==> flow/design.v <==
`timescale 1ns / 1ps
module adder_1bit(a, b, ci, s, co);
	input wire a,b,ci;
	output wire s,co;
	and (c1,a,b), (c2,b,ci), (c3,a,ci);
	xor (s1,a,b), (s,s1,ci);
	or (co,c1,c2,c3);
endmodule
`timescale 1ns / 1ps
module adder_32bits(A, B, Ctr, S, Co,Cy);
	parameter size=32;
   input [size:1] A;
   input [size:1] B;
   input Ctr;
   output [size:1] S;
   output Co;
	output Cy;
	wire[size-1:1]  Ctemp;
	wire[size:1]    Bo;
	assign Bo={32{Ctr}}^B;
adder_1bit 	A1(.a(A[1]),.b(Bo[1]),.ci(Ctr),.s(S[1]),.co(Ctemp[1])),
		A2(A[2],Bo[2],Ctemp[1],S[2],Ctemp[2]),
		A3(A[3],Bo[3],Ctemp[2],S[3],Ctemp[3]),
		A4(A[4],Bo[4],Ctemp[3],S[4],Ctemp[4]),
		A5(A[5],Bo[5],Ctemp[4],S[5],Ctemp[5]),
		A6(A[6],Bo[6],Ctemp[5],S[6],Ctemp[6]),
		A7(A[7],Bo[7],Ctemp[6],S[7],Ctemp[7]),
		A8(A[8],Bo[8],Ctemp[7],S[8],Ctemp[8]),
		A9(A[9],Bo[9],Ctemp[8],S[9],Ctemp[9]),
		A10(A[10],Bo[10],Ctemp[9],S[10],Ctemp[10]),
		A11(A[11],Bo[11],Ctemp[10],S[11],Ctemp[11]),
		A12(A[12],Bo[12],Ctemp[11],S[12],Ctemp[12]),
		A13(A[13],Bo[13],Ctemp[12],S[13],Ctemp[13]),
		A14(A[14],Bo[14],Ctemp[13],S[14],Ctemp[14]),
		A15(A[15],Bo[15],Ctemp[14],S[15],Ctemp[15]),
		A16(A[16],Bo[16],Ctemp[15],S[16],Ctemp[16]),
		A17(A[17],Bo[17],Ctemp[16],S[17],Ctemp[17]),
		A18(A[18],Bo[18],Ctemp[17],S[18],Ctemp[18]),
		A19(A[19],Bo[19],Ctemp[18],S[19],Ctemp[19]),
		A20(A[20],Bo[20],Ctemp[19],S[20],Ctemp[20]),
		A21(A[21],Bo[21],Ctemp[20],S[21],Ctemp[21]),
		A22(A[22],Bo[22],Ctemp[21],S[22],Ctemp[22]),
		A23(A[23],Bo[23],Ctemp[22],S[23],Ctemp[23]),
		A24(A[24],Bo[24],Ctemp[23],S[24],Ctemp[24]),
		A25(A[25],Bo[25],Ctemp[24],S[25],Ctemp[25]),
		A26(A[26],Bo[26],Ctemp[25],S[26],Ctemp[26]),
		A27(A[27],Bo[27],Ctemp[26],S[27],Ctemp[27]),
		A28(A[28],Bo[28],Ctemp[27],S[28],Ctemp[28]),
		A29(A[29],Bo[29],Ctemp[28],S[29],Ctemp[29]),
		A30(A[30],Bo[30],Ctemp[29],S[30],Ctemp[30]),
		A31(A[31],Bo[31],Ctemp[30],S[31],Ctemp[31]),
		A32(A[32],Bo[32],Ctemp[31],S[32],Co);
		assign Cy=(!(A[32]^Bo[32]))*(A[32]^S[32]);
endmodule
module mul_32_32_64(clk, rst, start, a, b, out, idle);
   input clk;
   input rst;
   input start;
   input [31:0] a, b;
   output reg [63:0] out;
   output idle;
   reg [63:0]        out_r;
   parameter START = 1'b0, CALC = 1'b1;
   reg [4:0]         count;
   reg               state;
   reg               last;
   wire [33:0]       tmp_sum;
   wire [33:0]       a_ext;
   wire [33:0]       addend;
   wire [2:0]        booth;
   assign idle = (state == START);
   assign a_ext = {{2{a[31]}}, a};
   assign booth = {out_r[1:0], last};
   assign addend = (booth[1] ^ booth[0]) ? a_ext : {a_ext[32:0], 1'b0} & {34{booth[2] ^ booth[0]}};
   assign tmp_sum = {{2{out_r[63]}}, out_r[63:32]} + (addend ^ {34{booth[2]}}) + {33'b0, booth[2]};
   always @(posedge clk) begin
      if (rst) begin
         state <= START;
         count <= 5'b00000;
      end else begin
      case (state)
        START: begin
           if (start) begin
              out_r <= {32'b0, b};
              last <= 1'b0;
              count <= 5'b00000;
              state <= CALC;
           end
        end
        CALC: begin
           if (~count[4]) begin
              count <= count + 1;
              out_r[63:30] <= tmp_sum[33:0];
              out_r[29:0] <= out_r[31:2];
              last <= out_r[1];
           end  
           else begin
              out <= out_r;
              state <= START;
              count <= 5'b00000;
           end
        end  
        default:;
      endcase  
      end
   end  
endmodule  
module div_64_32_32(clk, rst, start, a, b, quo, mod, idle);
   input clk;
   input rst;
   input start;
   input [63:0] a;
   input [31:0] b;
   output reg [31:0] quo, mod;
   output idle;
   reg [31:0]        quo_r;
   reg [33:0]        mod_r;
   parameter START = 2'b00, CALC = 2'b01, FIN = 2'b11;
   reg [1:0]         state;
   reg [4:0]         count;
   wire [33:0]       b_ext;
   wire [33:0]       tmp_sum;
   reg               op;
   assign idle = (state == START);
   assign b_ext = {2'b00, b};
   assign tmp_sum = mod_r + (b_ext ^ {34{op}}) + {33'b0, op};
   always @(posedge clk) begin
      if (rst) begin
         state <= START;
         count <= 5'b00000;
      end else begin
      case (state)
        START: begin
           if (start) begin
              mod_r <= {1'b0, a[63:31]};
              quo_r <= {a[30:0], 1'b0};
              op <= 1;     
              count <= 5'b00000;
              state <= CALC;
           end
        end
        CALC: begin
           if (count != 5'b11111) begin
              mod_r <= {tmp_sum[32:0], quo_r[31]};
              quo_r <= {quo_r[30:0], ~tmp_sum[33]};
              op <= ~tmp_sum[33];
              count <= count + 1;
           end
           else begin
              quo_r <= {quo_r[30:0], ~tmp_sum[33]};
              mod_r <= tmp_sum[33] ? tmp_sum + b_ext : tmp_sum;
              state <= FIN;
              count <= 5'b00000;
           end
        end
        FIN: begin
           quo <= quo_r;
           mod <= mod_r[31:0];
           state <= START;
           count <= 5'b00000;
        end
        default: state <= START;
      endcase  
      end
   end  
endmodule  
module int_calc(clk, rst, start, A, B, done, int_add, int_sub, int_mul, int_div, int_mod, addCo, addCy, subCo, subCy);
   input clk;
   input rst;
   input start;
   input [63:0] A;
   input [31:0] B;
   output done;
   output [31:0] int_add;
   output [31:0] int_sub;
   output [63:0] int_mul;
   output [31:0] int_div;
   output [31:0] int_mod;
	output addCo;
	output addCy;
	output subCo;
	output subCy;
   reg [31:0] a_r;
   reg [31:0] b_r;
   reg        busy;
   wire       mul_idle;
   wire       div_idle;
   assign done = busy & mul_idle & div_idle;
   always @(posedge clk) begin
      if (start) begin
         a_r <= A[31:0];
         b_r <= B;
      end
      if (rst) busy <= 1'b0;
      else if (start) busy <= 1'b1;
      else if (done) busy <= 1'b0;
   end
   adder_32bits adder(.A(a_r),
                      .B(b_r),
                      .Ctr(1'b0),
                      .S(int_add),
                      .Co(addCo),
                      .Cy(addCy));
   adder_32bits suber(.A(a_r),
                      .B(b_r),
                      .Ctr(1'b1),
                      .S(int_sub),
                      .Co(subCo),
                      .Cy(subCy));
   mul_32_32_64 muler(.clk(clk),
                      .rst(rst),
                      .start(start),
                      .a(a_r),
                      .b(B),
                      .out(int_mul),
                      .idle(mul_idle));
   div_64_32_32 diver(.clk(clk),
                      .rst(rst),
                      .start(start),
                      .a(A),
                      .b(b_r),
                      .quo(int_div),
                      .mod(int_mod),
                      .idle(div_idle));
endmodule  
# From RTL to reports: int_calc
# The steps from the RTL of int_calc to its reports follow in flow order.
# Line numbers count from 1 in the design file above.
# Operators: Yosys type, input widths -> output width; for muxes data width and select width s.
# The mark -- stands for no value.
[design]
top_module = "int_calc"
clock = "clk"
lib = "sky130hd"
corner = "tt_025C_1v80"

# Word-level counts
# Counts by Yosys on the flattened word-level netlist (proc, flatten, opt, wreduce; memories kept). Register bits leave out memories and registers merged into their read ports (data or address). Print and check cells are left out. Cells with the same type and inputs are merged into one.
[bits]
register_bits = 338
inputBits = 99
output_inout_bits = 197
elab_cells = 532
[op_classes]
add_sub_neg = 7
multipliers = 2
eq_ne = 8
muxes = 32
logic = 454
reduce_and_logical = 13
[ops]
columns = ["cell", "n"]
rows = [
  ["$mux 34", 6],
  ["$and 1x1->1", 190],
  ["$pmux 34 s2", 2],
  ["$xor 1x1->1", 130],
  ["$or 1x1->1", 126],
  ["$add 34x1->34", 2],
  ["$add 34x34->34", 2],
  ["$pmux 32 s2", 1],
  ["$pmux 30 s2", 1],
  ["$mux 30", 2],
  ["$xor 32x34->34", 1],
  ["$add 34x32->34", 1],
  ["$and 34x34->34", 1],
  ["$xor 34x34->34", 1],
  ["$not 32->32", 1],
  ["$mux 32", 1],
  ["$pmux 5 s3", 1],
  ["$mux 5", 3],
  ["$add 5x1->5 const B", 2],
  ["$pmux 5 s2", 1],
  ["$reduce_and 3->1", 3],
  ["$ne 2x2->1 const B", 4],
  ["$mux 1", 8],
  ["$reduce_and 2->1", 3],
  ["$pmux 1 s2", 3],
  ["$ne 5x5->1 const B", 1],
  ["$not 1->1", 4],
  ["$reduce_bool 2->1", 2],
]
# Not listed: further kinds 10, cells in them 13.

# Logic depth
# Longest topological path by Yosys (ltp), each cell counted once; first at word level (registers and memories cut), then after technology mapping (sequential cells cut; the memories' decode and read muxes count).
[logic_depth]
word_depth = 97
ABC_AREA = 0
ltp_mapped = 36
mapped_depth_nobuf = 36

# Synthesis result
# The flow's flattened synthesis, as Yosys stat reports it; memories are mapped. The netlist is that of the ABC_AREA named above (0 if unset); the other value can give another one.
[by_type]
columns = ["type", "n", "area_total_um2"]
rows = [
  ["sky130_fd_sc_hd__edfxtp_1", 324, 9.73E+03],
  ["sky130_fd_sc_hd__fa_1", 65, 1.3E+03],
  ["sky130_fd_sc_hd__ha_1", 102, 1.28E+03],
  ["sky130_fd_sc_hd__mux2_2", 64, 720.691],
  ["sky130_fd_sc_hd__a21oi_1", 135, 675.648],
  ["sky130_fd_sc_hd__nor2_1", 168, 630.605],
  ["sky130_fd_sc_hd__xor2_1", 63, 551.779],
  ["sky130_fd_sc_hd__buf_4", 65, 487.968],
  ["sky130_fd_sc_hd__inv_1", 115, 431.664],
  ["sky130_fd_sc_hd__xnor2_1", 44, 385.37],
  ["sky130_fd_sc_hd__nand2_1", 94, 352.838],
  ["sky130_fd_sc_hd__o21ai_0", 65, 325.312],
  ["sky130_fd_sc_hd__a21o_1", 43, 322.81],
  ["sky130_fd_sc_hd__a221oi_1", 35, 306.544],
  ["sky130_fd_sc_hd__dfxtp_1", 15, 300.288],
  ["sky130_fd_sc_hd__o22ai_1", 35, 218.96],
  ["sky130_fd_sc_hd__mux2i_1", 18, 180.173],
  ["sky130_fd_sc_hd__clkbuf_1", 43, 161.405],
]
# Other cell types: 70; their cells: 334.
[mapped]
mapped_cells = 1827
yosys_area_um2 = 20711.1
sequential_area_um2 = 10029.6
ff_cells = 339
n_buf = 131
# By module: a second synthesis without flattening, with its own total; a netlist apart from the flattened one above.
[unflattened]
cells_unflattened = 1862
hier_area_um2 = 21365.5
# Each row is one instance without its submodules.
[by_module]
columns = ["module", "instances", "cells", "area_um2", "mod_seq_area_um2"]
rows = [
  ["div_64_32_32", 1, 857, 9150.0, 4093.9],
  ["mul_32_32_64", 1, 793, 8204.1, 3993.8],
  ["int_calc", 1, 70, 1974.4, 1941.9],
  ["adder_1bit", 64, 1, 20.0, 0.0],
  ["adder_32bits", 2, 39, 377.9, 0.0],
]

# Timing after synthesis
# Source: OpenSTA report_checks on the synthesized netlist (no wires, ideal clock, input and output delay 20% of the period each), path of least setup slack; recovery checks are left aside. Register names are those of the netlist, which keeps one name where synthesis merged equal registers.
[synth_path]
path_type = "register to output"
start = "register a_r[0]"
end = "output port addCy"
period_ns = 21.0
output_delay_ns = 4.200
launch_ns = 0.000
t_arrival_ns = 15.043
required_time_ns = 16.800
setup_slack_ns = 1.757
path_delay_ns = 15.043
driving_pins = 36
n_path_buf = 0
synth_period_reached_ns = 19.243
# "path_delay_ns" = arrival - input delay + setup time.
# A path that ends at an output port has no setup time.
# "driving_pins" counts driving pins, that of a launching flip-flop among them; a cell with two outputs on the path counts twice.
# "synth_period_reached_ns" = period - worst setup slack (recovery checks aside). The figure is calculated, with input and output delays left at 20% of the set period.
# Between the ends stands the longest chain of elaborated cells between them, by number of cells; it is not shown to be the way that was timed. Of several equally long chains one is given.
# Each line given opens the expression or statement behind the cell; cells for indexed reads and writes are added by Yosys, which also makes memories of some case tables.
[synth_via]
cell_sequence = "sky130_fd_sc_hd__edfxtp_1 sky130_fd_sc_hd__ha_1 sky130_fd_sc_hd__fa_1 sky130_fd_sc_hd__fa_1 sky130_fd_sc_hd__fa_1 sky130_fd_sc_hd__fa_1 sky130_fd_sc_hd__fa_1 sky130_fd_sc_hd__fa_1 sky130_fd_sc_hd__fa_1 sky130_fd_sc_hd__fa_1 sky130_fd_sc_hd__fa_1 sky130_fd_sc_hd__fa_1 sky130_fd_sc_hd__fa_1 sky130_fd_sc_hd__fa_1 sky130_fd_sc_hd__fa_1 sky130_fd_sc_hd__fa_1 sky130_fd_sc_hd__fa_1 sky130_fd_sc_hd__fa_1 sky130_fd_sc_hd__fa_1 sky130_fd_sc_hd__fa_1 sky130_fd_sc_hd__fa_1 sky130_fd_sc_hd__fa_1 sky130_fd_sc_hd__fa_1 sky130_fd_sc_hd__fa_1 sky130_fd_sc_hd__fa_1 sky130_fd_sc_hd__fa_1 sky130_fd_sc_hd__fa_1 sky130_fd_sc_hd__fa_1 sky130_fd_sc_hd__fa_1 sky130_fd_sc_hd__fa_1 sky130_fd_sc_hd__fa_1 sky130_fd_sc_hd__fa_1 sky130_fd_sc_hd__inv_1 sky130_fd_sc_hd__fa_1 sky130_fd_sc_hd__xnor2_1 sky130_fd_sc_hd__and2_1"
elab_chain_len = 94
cone_cells = 124
cone_lines = 4
classes_between = "mul (1); logic (123)"
[synth_rtl]
columns = ["item", "line_no", "text"]
rows = [
  ["from (decl)", 183, "reg [31:0] a_r;"],
  ["from (assign)", 191, "a_r <= A[31:0];"],
  ["$and 1x1->1 (2 in a row)", 5, "and (c1,a,b), (c2,b,ci), (c3,a,ci);"],
  ["$or 1x1->1 (2 in a row)", 7, "or (co,c1,c2,c3);"],
  ["$and 1x1->1", 5, ""],
  ["$or 1x1->1 (2 in a row)", 7, ""],
  ["$and 1x1->1", 5, ""],
  ["$or 1x1->1 (2 in a row)", 7, ""],
  ["$and 1x1->1", 5, ""],
  ["[74 not listed]", "--", ""],
  ["$and 1x1->1", 5, ""],
  ["$or 1x1->1 (2 in a row)", 7, ""],
  ["$and 1x1->1", 5, ""],
  ["$or 1x1->1 (2 in a row)", 7, ""],
  ["$xor 1x1->1", 6, "xor (s1,a,b), (s,s1,ci);"],
  ["$xor 1x1->1", 53, "assign Cy=(!(A[32]^Bo[32]))*(A[32]^S[32]);"],
  ["$mul 1x1->1", 53, ""],
  ["to (decl)", 180, "output addCy;"],
]

# Timing after layout
# From the final timing report of run 2: the path of least setup slack in the routed layout; clock arrival at registers is part of the times.
[layout_path]
path_type = "register to output"
start = "register b_r[0]"
end = "output port subCy"
period_ns = 10.6
output_delay_ns = 2.12
launch_ns = 0.60
t_arrival_ns = 13.78
required_time_ns = 8.48
setup_slack_ns = -5.30
driving_pins = 38
n_path_buf = 2
# Between the ends stands the longest chain of elaborated cells between them, by number of cells; it is not shown to be the way that was timed. Of several equally long chains one is given.
[layout_via]
cell_sequence = "sky130_fd_sc_hd__edfxtp_1 sky130_fd_sc_hd__ha_2 sky130_fd_sc_hd__fa_2 sky130_fd_sc_hd__fa_2 sky130_fd_sc_hd__fa_2 sky130_fd_sc_hd__fa_2 sky130_fd_sc_hd__fa_2 sky130_fd_sc_hd__fa_2 sky130_fd_sc_hd__fa_2 sky130_fd_sc_hd__fa_2 sky130_fd_sc_hd__fa_2 sky130_fd_sc_hd__fa_2 sky130_fd_sc_hd__fa_2 sky130_fd_sc_hd__fa_2 sky130_fd_sc_hd__fa_2 sky130_fd_sc_hd__fa_2 sky130_fd_sc_hd__fa_2 sky130_fd_sc_hd__fa_2 [2 not listed] sky130_fd_sc_hd__fa_2 sky130_fd_sc_hd__fa_2 sky130_fd_sc_hd__fa_2 sky130_fd_sc_hd__fa_2 sky130_fd_sc_hd__fa_2 sky130_fd_sc_hd__fa_2 sky130_fd_sc_hd__fa_2 sky130_fd_sc_hd__fa_2 sky130_fd_sc_hd__fa_2 sky130_fd_sc_hd__fa_2 sky130_fd_sc_hd__fa_2 sky130_fd_sc_hd__fa_2 sky130_fd_sc_hd__inv_2 sky130_fd_sc_hd__fa_2 sky130_fd_sc_hd__xnor2_1 sky130_fd_sc_hd__buf_4 sky130_fd_sc_hd__nor2_4 sky130_fd_sc_hd__buf_6"
elab_chain_len = 97
cone_cells = 127
cone_lines = 4
classes_between = "mul (1); logic (126)"
[layout_rtl]
columns = ["item", "line_no", "text"]
rows = [
  ["from (decl)", 184, "reg [31:0] b_r;"],
  ["from (assign)", 192, "b_r <= B;"],
  ["$not 32->32", "--", ""],
  ["$and 1x1->1", 5, "and (c1,a,b), (c2,b,ci), (c3,a,ci);"],
  ["$or 1x1->1 (2 in a row)", 7, "or (co,c1,c2,c3);"],
  ["$and 1x1->1", 5, ""],
  ["$or 1x1->1 (2 in a row)", 7, ""],
  ["$and 1x1->1", 5, ""],
  ["$or 1x1->1 (2 in a row)", 7, ""],
  ["[78 not listed]", "--", ""],
  ["$and 1x1->1", 5, ""],
  ["$or 1x1->1 (2 in a row)", 7, ""],
  ["$and 1x1->1", 5, ""],
  ["$or 1x1->1 (2 in a row)", 7, ""],
  ["$xor 1x1->1", 6, "xor (s1,a,b), (s,s1,ci);"],
  ["$xor 1x1->1", 53, "assign Cy=(!(A[32]^Bo[32]))*(A[32]^S[32]);"],
  ["$mul 1x1->1", 53, ""],
  ["to (decl)", 182, "output subCy;"],
]

Appendix: measured runs

Measured results for int_calc: 3 stored runs of the Yosys and OpenROAD flow on sky130hd. The settings differ; the order carries no meaning. The constraints put input and output delay at 20% of the set period each and load the outputs with 0.01 pF.
"timing.achieved_period_ns": clock period set for the run, less the worst setup slack. It is reckoned from that one timing run; input and output delays stay at 20% of the period that was set.
By "total_power_uw" is meant OpenSTA's value without simulated activity: inputs other than the clock are taken to toggle once in ten clock periods, and the tool carries that through the logic.

# run 1
==> flow/run.sh <==
#!/bin/bash
# the make line also repeats the synthesis and layout settings of config.mk as NAME=value (left out here)
make -C /OpenROAD-flow-scripts/flow DESIGN_CONFIG=/design/flow/config.mk WORK_HOME=/design/flow/orfs CLKGATE_MAP_FILE= finish
==> flow/config.mk <==
export PLATFORM = sky130hd
export DESIGN_NAME = int_calc
export DESIGN_NICKNAME = int_calc
export VERILOG_FILES = /design/flow/design.v
export SDC_FILE = /design/flow/constraint.sdc
export NUM_CORES = 4
export LEC_CHECK = 0
export CAP_MARGIN = 30
export CELL_PAD_IN_SITES_DETAIL_PLACEMENT = 2
export CORE_MARGIN = 3
export CORE_UTILIZATION = 54
export CTS_CLUSTER_DIAMETER = 245
export CTS_CLUSTER_SIZE = 47
export GPL_ROUTABILITY_DRIVEN = 0
export GPL_TIMING_DRIVEN = 0
export HOLD_SLACK_MARGIN = 0.03
export MAX_ROUTING_LAYER = met4
export MIN_ROUTING_LAYER = met1
export PLACE_DENSITY_LB_ADDON = 0.28
export SETUP_SLACK_MARGIN = 1.5
export SLEW_MARGIN = 20
export TNS_END_PERCENT = 20
==> flow/constraint.sdc <==
create_clock -name core_clock -period 21.0 [get_ports {clk}]
set_input_delay 4.2000 -clock core_clock [delete_from_list [all_inputs] [get_ports {clk}]]
set_output_delay 4.2000 -clock core_clock [all_outputs]
set_load 0.01 [all_outputs]

==> run 1: results <==
outcome="unfinished; error DPL-0033 in placement"

# run 2
==> flow/run.sh <==
#!/bin/bash
# the make line also repeats the synthesis and layout settings of config.mk as NAME=value (left out here)
make -C /OpenROAD-flow-scripts/flow DESIGN_CONFIG=/design/flow/config.mk WORK_HOME=/design/flow/orfs CLKGATE_MAP_FILE= finish
==> flow/config.mk <==
export PLATFORM = sky130hd
export DESIGN_NAME = int_calc
export DESIGN_NICKNAME = int_calc
export VERILOG_FILES = /design/flow/design.v
export SDC_FILE = /design/flow/constraint.sdc
export NUM_CORES = 4
export LEC_CHECK = 0
export ABC_AREA = 0
export CAP_MARGIN = 20
export CELL_PAD_IN_SITES_GLOBAL_PLACEMENT = 0
export CORE_MARGIN = 2
export CORE_UTILIZATION = 15
export MAX_ROUTING_LAYER = met5
export PLACE_DENSITY = 0.53
export SETUP_SLACK_MARGIN = 1.28
export SLEW_MARGIN = 20
export TNS_END_PERCENT = 45
==> flow/constraint.sdc <==
create_clock -name core_clock -period 10.6 [get_ports {clk}]
set_input_delay 2.1200 -clock core_clock [delete_from_list [all_inputs] [get_ports {clk}]]
set_output_delay 2.1200 -clock core_clock [all_outputs]
set_load 0.01 [all_outputs]

==> run 2: results <==
total_power_uw=5055
dieArea_um2=141064.0
hold_worst_slack_ns=0.436
synthArea_um2=20711.1
timing.achieved_period_ns=15.901
setup_worst_slack_ns=-5.301
stdcell_area_um2=27475.1
setupTns_ns=-86.173

# run 3
==> flow/run.sh <==
#!/bin/bash
# the make line also repeats the synthesis and layout settings of config.mk as NAME=value (left out here)
make -C /OpenROAD-flow-scripts/flow DESIGN_CONFIG=/design/flow/config.mk WORK_HOME=/design/flow/orfs CLKGATE_MAP_FILE= finish
==> flow/config.mk <==
export PLATFORM = sky130hd
export DESIGN_NAME = int_calc
export DESIGN_NICKNAME = int_calc
export VERILOG_FILES = /design/flow/design.v
export SDC_FILE = /design/flow/constraint.sdc
export NUM_CORES = 4
export LEC_CHECK = 0
export CAP_MARGIN = 20
export CELL_PAD_IN_SITES_DETAIL_PLACEMENT = 1
export CORE_MARGIN = 3
export CORE_UTILIZATION = 40
export SETUP_SLACK_MARGIN = 1.5
export SLEW_MARGIN = 20
==> flow/constraint.sdc <==
create_clock -name core_clock -period 21.0 [get_ports {clk}]
set_input_delay 4.2000 -clock core_clock [delete_from_list [all_inputs] [get_ports {clk}]]
set_output_delay 4.2000 -clock core_clock [all_outputs]
set_load 0.01 [all_outputs]

==> run 3: results <==
setupTns_ns=0.000
hold_worst_slack_ns=0.443
dieArea_um2=54543.3
setup_worst_slack_ns=1.603
timing.achieved_period_ns=19.397
synthArea_um2=20711.1
stdcell_area_um2=25343.1
total_power_uw=2359
